==> flow/design.v <==
module part2 (
    clear,
    clock,
    digit,
    digit_valid,
    end_of_line,
    total,
    line_result
);
    input clear;
    input clock;
    input [3:0] digit;
    input digit_valid;
    input end_of_line;
    output [63:0] total;
    output [47:0] line_result;
    wire [63:0] _205;
    wire [47:0] _38;
    wire [43:0] _196;
    wire [47:0] _197;
    wire [47:0] _193;
    wire [47:0] _186;
    wire [47:0] _172;
    wire [47:0] _158;
    wire [47:0] _144;
    wire [47:0] _130;
    wire [47:0] _116;
    wire [47:0] _102;
    wire [47:0] _88;
    wire [47:0] _74;
    wire [47:0] _60;
    wire vdd;
    wire _3;
    wire _5;
    wire [47:0] _49;
    wire [3:0] _7;
    wire [47:0] _45;
    wire _46;
    wire _47;
    wire [47:0] _50;
    wire [47:0] _52;
    wire [47:0] _8;
    reg [47:0] _43;
    wire [47:0] _9;
    wire [95:0] _57;
    wire [47:0] _58;
    wire [47:0] _61;
    wire _62;
    wire _63;
    wire [47:0] _64;
    wire [47:0] _66;
    wire [47:0] _10;
    reg [47:0] _55;
    wire [47:0] _11;
    wire [95:0] _71;
    wire [47:0] _72;
    wire [47:0] _75;
    wire _76;
    wire _77;
    wire [47:0] _78;
    wire [47:0] _80;
    wire [47:0] _12;
    reg [47:0] _69;
    wire [47:0] _13;
    wire [95:0] _85;
    wire [47:0] _86;
    wire [47:0] _89;
    wire _90;
    wire _91;
    wire [47:0] _92;
    wire [47:0] _94;
    wire [47:0] _14;
    reg [47:0] _83;
    wire [47:0] _15;
    wire [95:0] _99;
    wire [47:0] _100;
    wire [47:0] _103;
    wire _104;
    wire _105;
    wire [47:0] _106;
    wire [47:0] _108;
    wire [47:0] _16;
    reg [47:0] _97;
    wire [47:0] _17;
    wire [95:0] _113;
    wire [47:0] _114;
    wire [47:0] _117;
    wire _118;
    wire _119;
    wire [47:0] _120;
    wire [47:0] _122;
    wire [47:0] _18;
    reg [47:0] _111;
    wire [47:0] _19;
    wire [95:0] _127;
    wire [47:0] _128;
    wire [47:0] _131;
    wire _132;
    wire _133;
    wire [47:0] _134;
    wire [47:0] _136;
    wire [47:0] _20;
    reg [47:0] _125;
    wire [47:0] _21;
    wire [95:0] _141;
    wire [47:0] _142;
    wire [47:0] _145;
    wire _146;
    wire _147;
    wire [47:0] _148;
    wire [47:0] _150;
    wire [47:0] _22;
    reg [47:0] _139;
    wire [47:0] _23;
    wire [95:0] _155;
    wire [47:0] _156;
    wire [47:0] _159;
    wire _160;
    wire _161;
    wire [47:0] _162;
    wire [47:0] _164;
    wire [47:0] _24;
    reg [47:0] _153;
    wire [47:0] _25;
    wire [95:0] _169;
    wire [47:0] _170;
    wire [47:0] _173;
    wire _174;
    wire _175;
    wire [47:0] _176;
    wire [47:0] _178;
    wire [47:0] _26;
    reg [47:0] _167;
    wire [47:0] _27;
    wire [95:0] _183;
    wire [47:0] _184;
    wire [47:0] _187;
    wire _188;
    wire _189;
    wire [47:0] _190;
    wire [47:0] _192;
    wire [47:0] _28;
    reg [47:0] _181;
    wire [47:0] _29;
    wire [95:0] _194;
    wire [47:0] _195;
    wire [47:0] _198;
    wire _199;
    wire _31;
    wire _200;
    wire [47:0] _201;
    wire _33;
    wire [47:0] _203;
    wire [47:0] _34;
    reg [47:0] _40;
    wire [15:0] _207;
    wire [63:0] _208;
    wire [63:0] _209;
    wire [63:0] _35;
    reg [63:0] _206;
    assign _205 = 64'b0000000000000000000000000000000000000000000000000000000000000000;
    assign _38 = 48'b000000000000000000000000000000000000000000000000;
    assign _196 = 44'b00000000000000000000000000000000000000000000;
    assign _197 = { _196,
                    _7 };
    assign _193 = 48'b000000000000000000000000000000000000000000001010;
    assign _186 = { _196,
                    _7 };
    assign _172 = { _196,
                    _7 };
    assign _158 = { _196,
                    _7 };
    assign _144 = { _196,
                    _7 };
    assign _130 = { _196,
                    _7 };
    assign _116 = { _196,
                    _7 };
    assign _102 = { _196,
                    _7 };
    assign _88 = { _196,
                   _7 };
    assign _74 = { _196,
                   _7 };
    assign _60 = { _196,
                   _7 };
    assign vdd = 1'b1;
    assign _3 = clear;
    assign _5 = clock;
    assign _49 = { _196,
                   _7 };
    assign _7 = digit;
    assign _45 = { _196,
                   _7 };
    assign _46 = _43 < _45;
    assign _47 = _31 & _46;
    assign _50 = _47 ? _49 : _43;
    assign _52 = _33 ? _38 : _50;
    assign _8 = _52;
    always @(posedge _5) begin
        if (_3)
            _43 <= _38;
        else
            _43 <= _8;
    end
    assign _9 = _43;
    assign _57 = _9 * _193;
    assign _58 = _57[47:0];
    assign _61 = _58 + _60;
    assign _62 = _55 < _61;
    assign _63 = _31 & _62;
    assign _64 = _63 ? _61 : _55;
    assign _66 = _33 ? _38 : _64;
    assign _10 = _66;
    always @(posedge _5) begin
        if (_3)
            _55 <= _38;
        else
            _55 <= _10;
    end
    assign _11 = _55;
    assign _71 = _11 * _193;
    assign _72 = _71[47:0];
    assign _75 = _72 + _74;
    assign _76 = _69 < _75;
    assign _77 = _31 & _76;
    assign _78 = _77 ? _75 : _69;
    assign _80 = _33 ? _38 : _78;
    assign _12 = _80;
    always @(posedge _5) begin
        if (_3)
            _69 <= _38;
        else
            _69 <= _12;
    end
    assign _13 = _69;
    assign _85 = _13 * _193;
    assign _86 = _85[47:0];
    assign _89 = _86 + _88;
    assign _90 = _83 < _89;
    assign _91 = _31 & _90;
    assign _92 = _91 ? _89 : _83;
    assign _94 = _33 ? _38 : _92;
    assign _14 = _94;
    always @(posedge _5) begin
        if (_3)
            _83 <= _38;
        else
            _83 <= _14;
    end
    assign _15 = _83;
    assign _99 = _15 * _193;
    assign _100 = _99[47:0];
    assign _103 = _100 + _102;
    assign _104 = _97 < _103;
    assign _105 = _31 & _104;
    assign _106 = _105 ? _103 : _97;
    assign _108 = _33 ? _38 : _106;
    assign _16 = _108;
    always @(posedge _5) begin
        if (_3)
            _97 <= _38;
        else
            _97 <= _16;
    end
    assign _17 = _97;
    assign _113 = _17 * _193;
    assign _114 = _113[47:0];
    assign _117 = _114 + _116;
    assign _118 = _111 < _117;
    assign _119 = _31 & _118;
    assign _120 = _119 ? _117 : _111;
    assign _122 = _33 ? _38 : _120;
    assign _18 = _122;
    always @(posedge _5) begin
        if (_3)
            _111 <= _38;
        else
            _111 <= _18;
    end
    assign _19 = _111;
    assign _127 = _19 * _193;
    assign _128 = _127[47:0];
    assign _131 = _128 + _130;
    assign _132 = _125 < _131;
    assign _133 = _31 & _132;
    assign _134 = _133 ? _131 : _125;
    assign _136 = _33 ? _38 : _134;
    assign _20 = _136;
    always @(posedge _5) begin
        if (_3)
            _125 <= _38;
        else
            _125 <= _20;
    end
    assign _21 = _125;
    assign _141 = _21 * _193;
    assign _142 = _141[47:0];
    assign _145 = _142 + _144;
    assign _146 = _139 < _145;
    assign _147 = _31 & _146;
    assign _148 = _147 ? _145 : _139;
    assign _150 = _33 ? _38 : _148;
    assign _22 = _150;
    always @(posedge _5) begin
        if (_3)
            _139 <= _38;
        else
            _139 <= _22;
    end
    assign _23 = _139;
    assign _155 = _23 * _193;
    assign _156 = _155[47:0];
    assign _159 = _156 + _158;
    assign _160 = _153 < _159;
    assign _161 = _31 & _160;
    assign _162 = _161 ? _159 : _153;
    assign _164 = _33 ? _38 : _162;
    assign _24 = _164;
    always @(posedge _5) begin
        if (_3)
            _153 <= _38;
        else
            _153 <= _24;
    end
    assign _25 = _153;
    assign _169 = _25 * _193;
    assign _170 = _169[47:0];
    assign _173 = _170 + _172;
    assign _174 = _167 < _173;
    assign _175 = _31 & _174;
    assign _176 = _175 ? _173 : _167;
    assign _178 = _33 ? _38 : _176;
    assign _26 = _178;
    always @(posedge _5) begin
        if (_3)
            _167 <= _38;
        else
            _167 <= _26;
    end
    assign _27 = _167;
    assign _183 = _27 * _193;
    assign _184 = _183[47:0];
    assign _187 = _184 + _186;
    assign _188 = _181 < _187;
    assign _189 = _31 & _188;
    assign _190 = _189 ? _187 : _181;
    assign _192 = _33 ? _38 : _190;
    assign _28 = _192;
    always @(posedge _5) begin
        if (_3)
            _181 <= _38;
        else
            _181 <= _28;
    end
    assign _29 = _181;
    assign _194 = _29 * _193;
    assign _195 = _194[47:0];
    assign _198 = _195 + _197;
    assign _199 = _40 < _198;
    assign _31 = digit_valid;
    assign _200 = _31 & _199;
    assign _201 = _200 ? _198 : _40;
    assign _33 = end_of_line;
    assign _203 = _33 ? _38 : _201;
    assign _34 = _203;
    always @(posedge _5) begin
        if (_3)
            _40 <= _38;
        else
            _40 <= _34;
    end
    assign _207 = 16'b0000000000000000;
    assign _208 = { _207,
                    _40 };
    assign _209 = _206 + _208;
    assign _35 = _209;
    always @(posedge _5) begin
        if (_3)
            _206 <= _205;
        else
            if (_33)
                _206 <= _35;
    end
    assign total = _206;
    assign line_result = _40;
endmodule
--- tool output ---
=== Reports on part2 ===
Each step is given for the RTL above and for the edited RTL.
Lines under "unedited" count in the file above, lines under "edited" in the edited file.
"change" is "edited" less "unedited", of the values as shown.
Not given: n/a

* Top: part2
* Clock: clock
* Standard-cell library: sky130hd
* Timing corner: tt_025C_1v80

=== Diff ===
Unified diff, file above to edited file.
The edited RTL no longer does the same as the RTL above: the edit was made by script, with no optimisation intended.

<pre>
@@ -380,5 +380,4 @@
             _206 <= _205;
         else
-            if (_33)
                 _206 <= _35;
     end
</pre>

=== Word level ===
Source: Yosys, flattened and elaborated, memories not mapped. Widths are those after wreduce. Registers that Yosys merges into a memory's read port (data or address) are not register bits. Print and check cells do not count. Equal cells are merged and count once.

{| class="wikitable"
|+ Operators by class
! what !! unedited !! edited !! change
|-
| $add $sub $neg || 12 || 12 || 0
|-
| $mul || 11 || 11 || 0
|-
| divide/modulo/power cells || 0 || 0 || 0
|-
| magnitude comparators || 12 || 12 || 0
|-
| equality and inequality tests || 0 || 0 || 0
|-
| shift-type cells || 0 || 0 || 0
|-
| muxes and demuxes || 0 || 0 || 0
|-
| bitwise operators || 12 || 12 || 0
|-
| reductions and logical operators || 1 || 1 || 0
|}

Operator kinds equal on both sides are left out: 10.

{| class="wikitable"
|+ Storage and ports
! what !! unedited !! edited !! change
|-
| bits in registers || 596 || 596 || 0
|-
| bits in latches || 0 || 0 || 0
|-
| memory bits (writable) || 0 || 0 || 0
|-
| bits in read-only memories || 0 || 0 || 0
|-
| clocked read ports x word width || 0 || 0 || 0
|-
| memories || 0 || 0 || 0
|-
| bits of input ports || 8 || 8 || 0
|-
| word-level cells || 61 || 61 || 0
|}

=== Longest topological paths ===
Longest topological path by Yosys (ltp), each cell counted once; first at word level (registers and memories cut), then after technology mapping (sequential cells cut; the memories' decode and read muxes count).

{| class="wikitable"
|+ Logic depth
! what !! unedited !! edited !! change
|-
| word-level depth || 4 || 4 || 0
|-
| ABC_AREA || 0 || 0 || n/a
|-
| depth in mapped cells || 29 || 29 || 0
|-
| gate-level depth less buffers || 26 || 26 || 0
|}

=== Netlist ===
Yosys stat after the flow's synthesis: flattened, memories mapped to cells. It holds for the ABC_AREA given above (unset counts as 0); a run with the other value may have another netlist.

{| class="wikitable"
|+ Cell types
! cell type !! unedited !! edited !! change
|-
| sky130_fd_sc_hd__nand2_1 || 448 || 387 || -61
|-
| sky130_fd_sc_hd__a21o_1 || 260 || 291 || +31
|-
| sky130_fd_sc_hd__nand3_1 || 179 || 149 || -30
|-
| sky130_fd_sc_hd__and2_1 || 68 || 94 || +26
|-
| sky130_fd_sc_hd__o21ai_0 || 327 || 348 || +21
|-
| sky130_fd_sc_hd__nor3_1 || 157 || 136 || -21
|-
| sky130_fd_sc_hd__and3_1 || 58 || 79 || +21
|-
| sky130_fd_sc_hd__o21bai_1 || 55 || 34 || -21
|-
| sky130_fd_sc_hd__mux2i_1 || 95 || 76 || -19
|-
| sky130_fd_sc_hd__or3_1 || 61 || 42 || -19
|-
| sky130_fd_sc_hd__xor2_1 || 237 || 220 || -17
|-
| sky130_fd_sc_hd__o21ai_1 || 19 || 6 || -13
|-
| sky130_fd_sc_hd__nor2_1 || 604 || 592 || -12
|-
| sky130_fd_sc_hd__nand4_1 || 145 || 157 || +12
|-
| sky130_fd_sc_hd__a311oi_1 || 6 || 18 || +12
|-
| sky130_fd_sc_hd__a2111oi_0 || 21 || 32 || +11
|-
| sky130_fd_sc_hd__nand2b_1 || 82 || 72 || -10
|-
| sky130_fd_sc_hd__buf_2 || 19 || 9 || -10
|}

Cell types equal on both sides are left out: 20.
Not every row of either side is listed.

{| class="wikitable"
|+ Synthesis totals
! what !! unedited !! edited !! change
|-
| standard cells after synthesis || 6,594 || 6,510 || -84
|-
| synthesis area (µm²) || 52,425.3 || 51,902.3 || -523.0
|-
| sequential area (µm²) || 8,488.1 || 8,488.1 || 0.0
|-
| flip-flops || 424 || 424 || 0
|-
| buffers || 258 || 249 || -9
|}

=== Timing after synthesis ===
Path of least setup slack by OpenSTA after synthesis, without wires, with an ideal clock, recovery checks aside; 20% of the period is set as input and as output delay. Where synthesis merged equal registers, the netlist keeps one of their names.

{| class="wikitable"
|+ Path after synthesis
! what !! unedited !! edited !! change
|-
| kind || flip-flop to flip-flop || flip-flop to flip-flop || n/a
|-
| start point || register _181[1] || register _153[1] || n/a
|-
| end point || register _40[30] || register _167[43] || n/a
|-
| clock period (ps) || 6,500 || 6,500 || 0
|-
| data arrival time (ps) || 6,718 || 7,389 || +671
|-
| required time (ps) || 6,414 || 6,353 || -61
|-
| setup slack (ps) || -303 || -1,036 || -733
|-
| path delay (ps) || 6,804 || 7,536 || +732
|-
| stages on the path || 29 || 28 || -1
|-
| synthesis period reached (ps) || 6,803 || 7,536 || +733
|}

"path delay" is the arrival time less input delay plus setup time.
"stages on the path": output pins that drive a net of the path, with the launching flip-flop's if there is one; two outputs of one cell count as two.
"synthesis period reached" = period - worst setup slack (recovery checks aside). The figure is calculated, with input and output delays left at 20% of the set period.
The rows between start and end are the longest chain of elaborated cells between them; the timing report does not say that the signal goes this way. Where chains are equally long, one stands for them.
Each line given opens the expression or statement behind the cell; cells for indexed reads and writes are added by Yosys, which also makes memories of some case tables.

On the way, after synthesis, unedited:
* Path through: sky130_fd_sc_hd__dfxtp_1 > sky130_fd_sc_hd__ha_1 > sky130_fd_sc_hd__ha_1 > sky130_fd_sc_hd__inv_1 > sky130_fd_sc_hd__fa_1 > sky130_fd_sc_hd__xnor2_1 > sky130_fd_sc_hd__nand3b_1 > sky130_fd_sc_hd__nor3_1 > sky130_fd_sc_hd__o2111ai_1 > sky130_fd_sc_hd__nor4_1 > sky130_fd_sc_hd__and4b_1 > sky130_fd_sc_hd__nor3b_1 > sky130_fd_sc_hd__or4b_1 > sky130_fd_sc_hd__buf_2 > sky130_fd_sc_hd__nor3_1 > sky130_fd_sc_hd__xor2_1 > sky130_fd_sc_hd__ha_1 > sky130_fd_sc_hd__a21o_1 > sky130_fd_sc_hd__a21o_1 > sky130_fd_sc_hd__a21o_1 > sky130_fd_sc_hd__a21o_1 > sky130_fd_sc_hd__a21o_1 > sky130_fd_sc_hd__a21o_1 > sky130_fd_sc_hd__a221o_1 > sky130_fd_sc_hd__a31oi_1 > sky130_fd_sc_hd__clkbuf_1 > sky130_fd_sc_hd__clkbuf_1 > sky130_fd_sc_hd__nor2_1 > sky130_fd_sc_hd__a211oi_1
* Length of the longest elaborated chain: 4

{| class="wikitable"
|+ Ends and longest elaborated chain, after synthesis, unedited
! what !! RTL line !! source
|-
| start, declared || 143 || <nowiki>reg [47:0] _181;</nowiki>
|-
| start, assigned || 352 || <nowiki>_181 <= _38;</nowiki>
|-
| start, assigned || 354 || <nowiki>_181 <= _28;</nowiki>
|-
| multiplier 48 x 3 -> 47 bit || 357 || <nowiki>assign _194 = _29 * _193;</nowiki>
|-
| adder 48 x 4 -> 48 bit || 359 || <nowiki>assign _198 = _195 + _197;</nowiki>
|-
| less-than comparator 48 bit || 360 || <nowiki>assign _199 = _40 < _198;</nowiki>
|-
| bitwise AND 1 bit || 362 || <nowiki>assign _200 = _31 & _199;</nowiki>
|-
| end, assigned || 369 || <nowiki>_40 <= _38;</nowiki>
|-
| end, assigned || 371 || <nowiki>_40 <= _34;</nowiki>
|-
| end, declared || 155 || <nowiki>reg [47:0] _40;</nowiki>
|}

On the way, after synthesis, edited:
* Path through: sky130_fd_sc_hd__dfxtp_1 > sky130_fd_sc_hd__ha_1 > sky130_fd_sc_hd__ha_1 > sky130_fd_sc_hd__fa_1 > sky130_fd_sc_hd__a2111oi_0 > sky130_fd_sc_hd__o31ai_2 > sky130_fd_sc_hd__a31oi_1 > sky130_fd_sc_hd__xnor2_1 > sky130_fd_sc_hd__nor4bb_1 > sky130_fd_sc_hd__and3_1 > sky130_fd_sc_hd__nand3b_1 > sky130_fd_sc_hd__or4_1 > sky130_fd_sc_hd__clkbuf_1 > sky130_fd_sc_hd__nor2_1 > sky130_fd_sc_hd__xor2_1 > sky130_fd_sc_hd__ha_1 > sky130_fd_sc_hd__a21o_1 > sky130_fd_sc_hd__a21o_1 > sky130_fd_sc_hd__a21o_1 > sky130_fd_sc_hd__a21oi_1 > sky130_fd_sc_hd__nor2b_1 > sky130_fd_sc_hd__o21ai_0 > sky130_fd_sc_hd__nand2b_1 > sky130_fd_sc_hd__a221o_1 > sky130_fd_sc_hd__a2111oi_0 > sky130_fd_sc_hd__clkbuf_1 > sky130_fd_sc_hd__clkbuf_1 > sky130_fd_sc_hd__o221ai_1
* Length of the longest elaborated chain: 4

{| class="wikitable"
|+ Ends and longest elaborated chain, after synthesis, edited
! what !! RTL line !! source
|-
| start, declared || 123 || <nowiki>reg [47:0] _153;</nowiki>
|-
| start, assigned || 322 || <nowiki>_153 <= _38;</nowiki>
|-
| start, assigned || 324 || <nowiki>_153 <= _24;</nowiki>
|-
| multiplier 48 x 3 -> 47 bit || 327 || <nowiki>assign _169 = _25 * _193;</nowiki>
|-
| adder 48 x 4 -> 48 bit || 329 || <nowiki>assign _173 = _170 + _172;</nowiki>
|-
| less-than comparator 48 bit || 330 || <nowiki>assign _174 = _167 < _173;</nowiki>
|-
| bitwise AND 1 bit || 331 || <nowiki>assign _175 = _31 & _174;</nowiki>
|-
| end, assigned || 337 || <nowiki>_167 <= _38;</nowiki>
|-
| end, assigned || 339 || <nowiki>_167 <= _26;</nowiki>
|-
| end, declared || 133 || <nowiki>reg [47:0] _167;</nowiki>
|}

=== Timing after layout ===
Path of least setup slack in the final report of each run of set A (OpenROAD, finished layout, wires in). Where an end is a register, its clock arrival counts in the times.
The path's times are printed in steps of 10 ps; the period is the one set.

{| class="wikitable"
|+ Path post-layout
! what !! unedited !! edited !! change
|-
| kind || flip-flop to flip-flop || flip-flop to flip-flop || n/a
|-
| start point || register _181[3] || register _153[3] || n/a
|-
| end point || register _40[15] || register _167[25] || n/a
|-
| clock period (ps) || 6,500 || 6,500 || 0
|-
| data arrival time (ps) || 6,830 || 7,000 || +170
|-
| required time (ps) || 7,030 || 7,040 || +10
|-
| setup slack (ps) || 200 || 40 || -160
|-
| stages on the path || 30 || 32 || +2
|}

The rows between start and end are the longest chain of elaborated cells between them; the timing report does not say that the signal goes this way. Where chains are equally long, one stands for them.

On the way, post-layout, unedited:
* Path through: sky130_fd_sc_hd__dfxtp_4 > sky130_fd_sc_hd__ha_4 > sky130_fd_sc_hd__ha_4 > sky130_fd_sc_hd__inv_2 > sky130_fd_sc_hd__fa_2 > sky130_fd_sc_hd__nor2b_4 > sky130_fd_sc_hd__o31a_1 > sky130_fd_sc_hd__o211ai_1 > sky130_fd_sc_hd__nand3_2 > sky130_fd_sc_hd__buf_6 > sky130_fd_sc_hd__a21oi_4 > sky130_fd_sc_hd__o31ai_2 > sky130_fd_sc_hd__xor2_1 > sky130_fd_sc_hd__or4b_4 > sky130_fd_sc_hd__buf_8 > sky130_fd_sc_hd__nor4_4 > sky130_fd_sc_hd__xnor2_1 > sky130_fd_sc_hd__ha_1 > sky130_fd_sc_hd__a21o_1 > sky130_fd_sc_hd__a21o_1 > sky130_fd_sc_hd__a21o_1 > sky130_fd_sc_hd__a21o_1 > sky130_fd_sc_hd__a21o_1 > sky130_fd_sc_hd__a221o_1 > sky130_fd_sc_hd__a31oi_4 > sky130_fd_sc_hd__buf_6 > sky130_fd_sc_hd__clkbuf_16 > sky130_fd_sc_hd__buf_4 > sky130_fd_sc_hd__clkbuf_16 > sky130_fd_sc_hd__a211oi_2
* Length of the longest elaborated chain: 4

{| class="wikitable"
|+ Ends and longest elaborated chain, post-layout, unedited
! what !! RTL line !! source
|-
| start, declared || 143 || <nowiki>reg [47:0] _181;</nowiki>
|-
| start, assigned || 352 || <nowiki>_181 <= _38;</nowiki>
|-
| start, assigned || 354 || <nowiki>_181 <= _28;</nowiki>
|-
| multiplier 48 x 3 -> 47 bit || 357 || <nowiki>assign _194 = _29 * _193;</nowiki>
|-
| adder 48 x 4 -> 48 bit || 359 || <nowiki>assign _198 = _195 + _197;</nowiki>
|-
| less-than comparator 48 bit || 360 || <nowiki>assign _199 = _40 < _198;</nowiki>
|-
| bitwise AND 1 bit || 362 || <nowiki>assign _200 = _31 & _199;</nowiki>
|-
| end, assigned || 369 || <nowiki>_40 <= _38;</nowiki>
|-
| end, assigned || 371 || <nowiki>_40 <= _34;</nowiki>
|-
| end, declared || 155 || <nowiki>reg [47:0] _40;</nowiki>
|}

On the way, post-layout, edited:
* Path through: sky130_fd_sc_hd__dfxtp_4 > sky130_fd_sc_hd__buf_4 > sky130_fd_sc_hd__ha_1 > sky130_fd_sc_hd__ha_1 > sky130_fd_sc_hd__a41o_1 > sky130_fd_sc_hd__o211ai_1 > sky130_fd_sc_hd__buf_4 > sky130_fd_sc_hd__buf_4 > sky130_fd_sc_hd__nand2_1 > sky130_fd_sc_hd__xnor2_4 > sky130_fd_sc_hd__nor4_4 > sky130_fd_sc_hd__buf_4 > sky130_fd_sc_hd__nand4_1 > sky130_fd_sc_hd__or4_4 > sky130_fd_sc_hd__buf_6 > sky130_fd_sc_hd__nor3b_4 > sky130_fd_sc_hd__xnor2_2 > sky130_fd_sc_hd__ha_1 > sky130_fd_sc_hd__a21o_1 > sky130_fd_sc_hd__a21o_1 > sky130_fd_sc_hd__a21oi_2 > sky130_fd_sc_hd__nor2b_1 > sky130_fd_sc_hd__o21ai_1 > sky130_fd_sc_hd__nand2b_1 > sky130_fd_sc_hd__a21oi_2 > sky130_fd_sc_hd__nor2b_2 > sky130_fd_sc_hd__a2111oi_4 > sky130_fd_sc_hd__buf_6 > sky130_fd_sc_hd__buf_12 > sky130_fd_sc_hd__buf_6 > sky130_fd_sc_hd__nor2_1 > sky130_fd_sc_hd__a211oi_1
* Length of the longest elaborated chain: 4

{| class="wikitable"
|+ Ends and longest elaborated chain, post-layout, edited
! what !! RTL line !! source
|-
| start, declared || 123 || <nowiki>reg [47:0] _153;</nowiki>
|-
| start, assigned || 322 || <nowiki>_153 <= _38;</nowiki>
|-
| start, assigned || 324 || <nowiki>_153 <= _24;</nowiki>
|-
| multiplier 48 x 3 -> 47 bit || 327 || <nowiki>assign _169 = _25 * _193;</nowiki>
|-
| adder 48 x 4 -> 48 bit || 329 || <nowiki>assign _173 = _170 + _172;</nowiki>
|-
| less-than comparator 48 bit || 330 || <nowiki>assign _174 = _167 < _173;</nowiki>
|-
| bitwise AND 1 bit || 331 || <nowiki>assign _175 = _31 & _174;</nowiki>
|-
| end, assigned || 337 || <nowiki>_167 <= _38;</nowiki>
|-
| end, assigned || 339 || <nowiki>_167 <= _26;</nowiki>
|-
| end, declared || 133 || <nowiki>reg [47:0] _167;</nowiki>
|}

=== Layout results ===
Runs of the flow (Yosys, OpenROAD) on both versions; the two runs of a pair have the same settings. The constraints put input and output delay at 20% of the set period each and load the outputs with 0.01 pF.

Flow settings, set A:
* CORE_UTILIZATION: 40
* period_ns: 6.5
* CAP_MARGIN: 20
* CORE_MARGIN: 2
* SLEW_MARGIN: 20

{| class="wikitable"
|+ Final reports, set A
! what !! unedited !! edited !! change
|-
| chip area after synthesis (Yosys) (µm²) || 52,425.3 || 51,902.3 || -523.0
|-
| overall die area (µm²) || 133,974.0 || 132,653.0 || -1,321.0
|-
| standard-cell area of the final layout (µm²) || 61,469.0 || 62,388.6 || +919.6
|-
| post-layout utilization (%) || 47.4 || 48.3 || +0.9
|-
| worst slack on setup checks (ps) || 200 || 43 || -157
|-
| setup TNS (ps) || 0 || 0 || 0
|-
| worst hold slack in the final report (ps) || 465 || 507 || +42
|-
| power (mW) || 16.483 || 19.416 || +2.933
|-
| clock period reached (ps) || 6,300 || 6,457 || +157
|}

"clock period reached" means the clock period less the worst setup slack. The figure is calculated, with input and output delays left at 20% of the set period.
"power" is the tool's figure for a default switching activity; nothing was simulated.
--- end ---
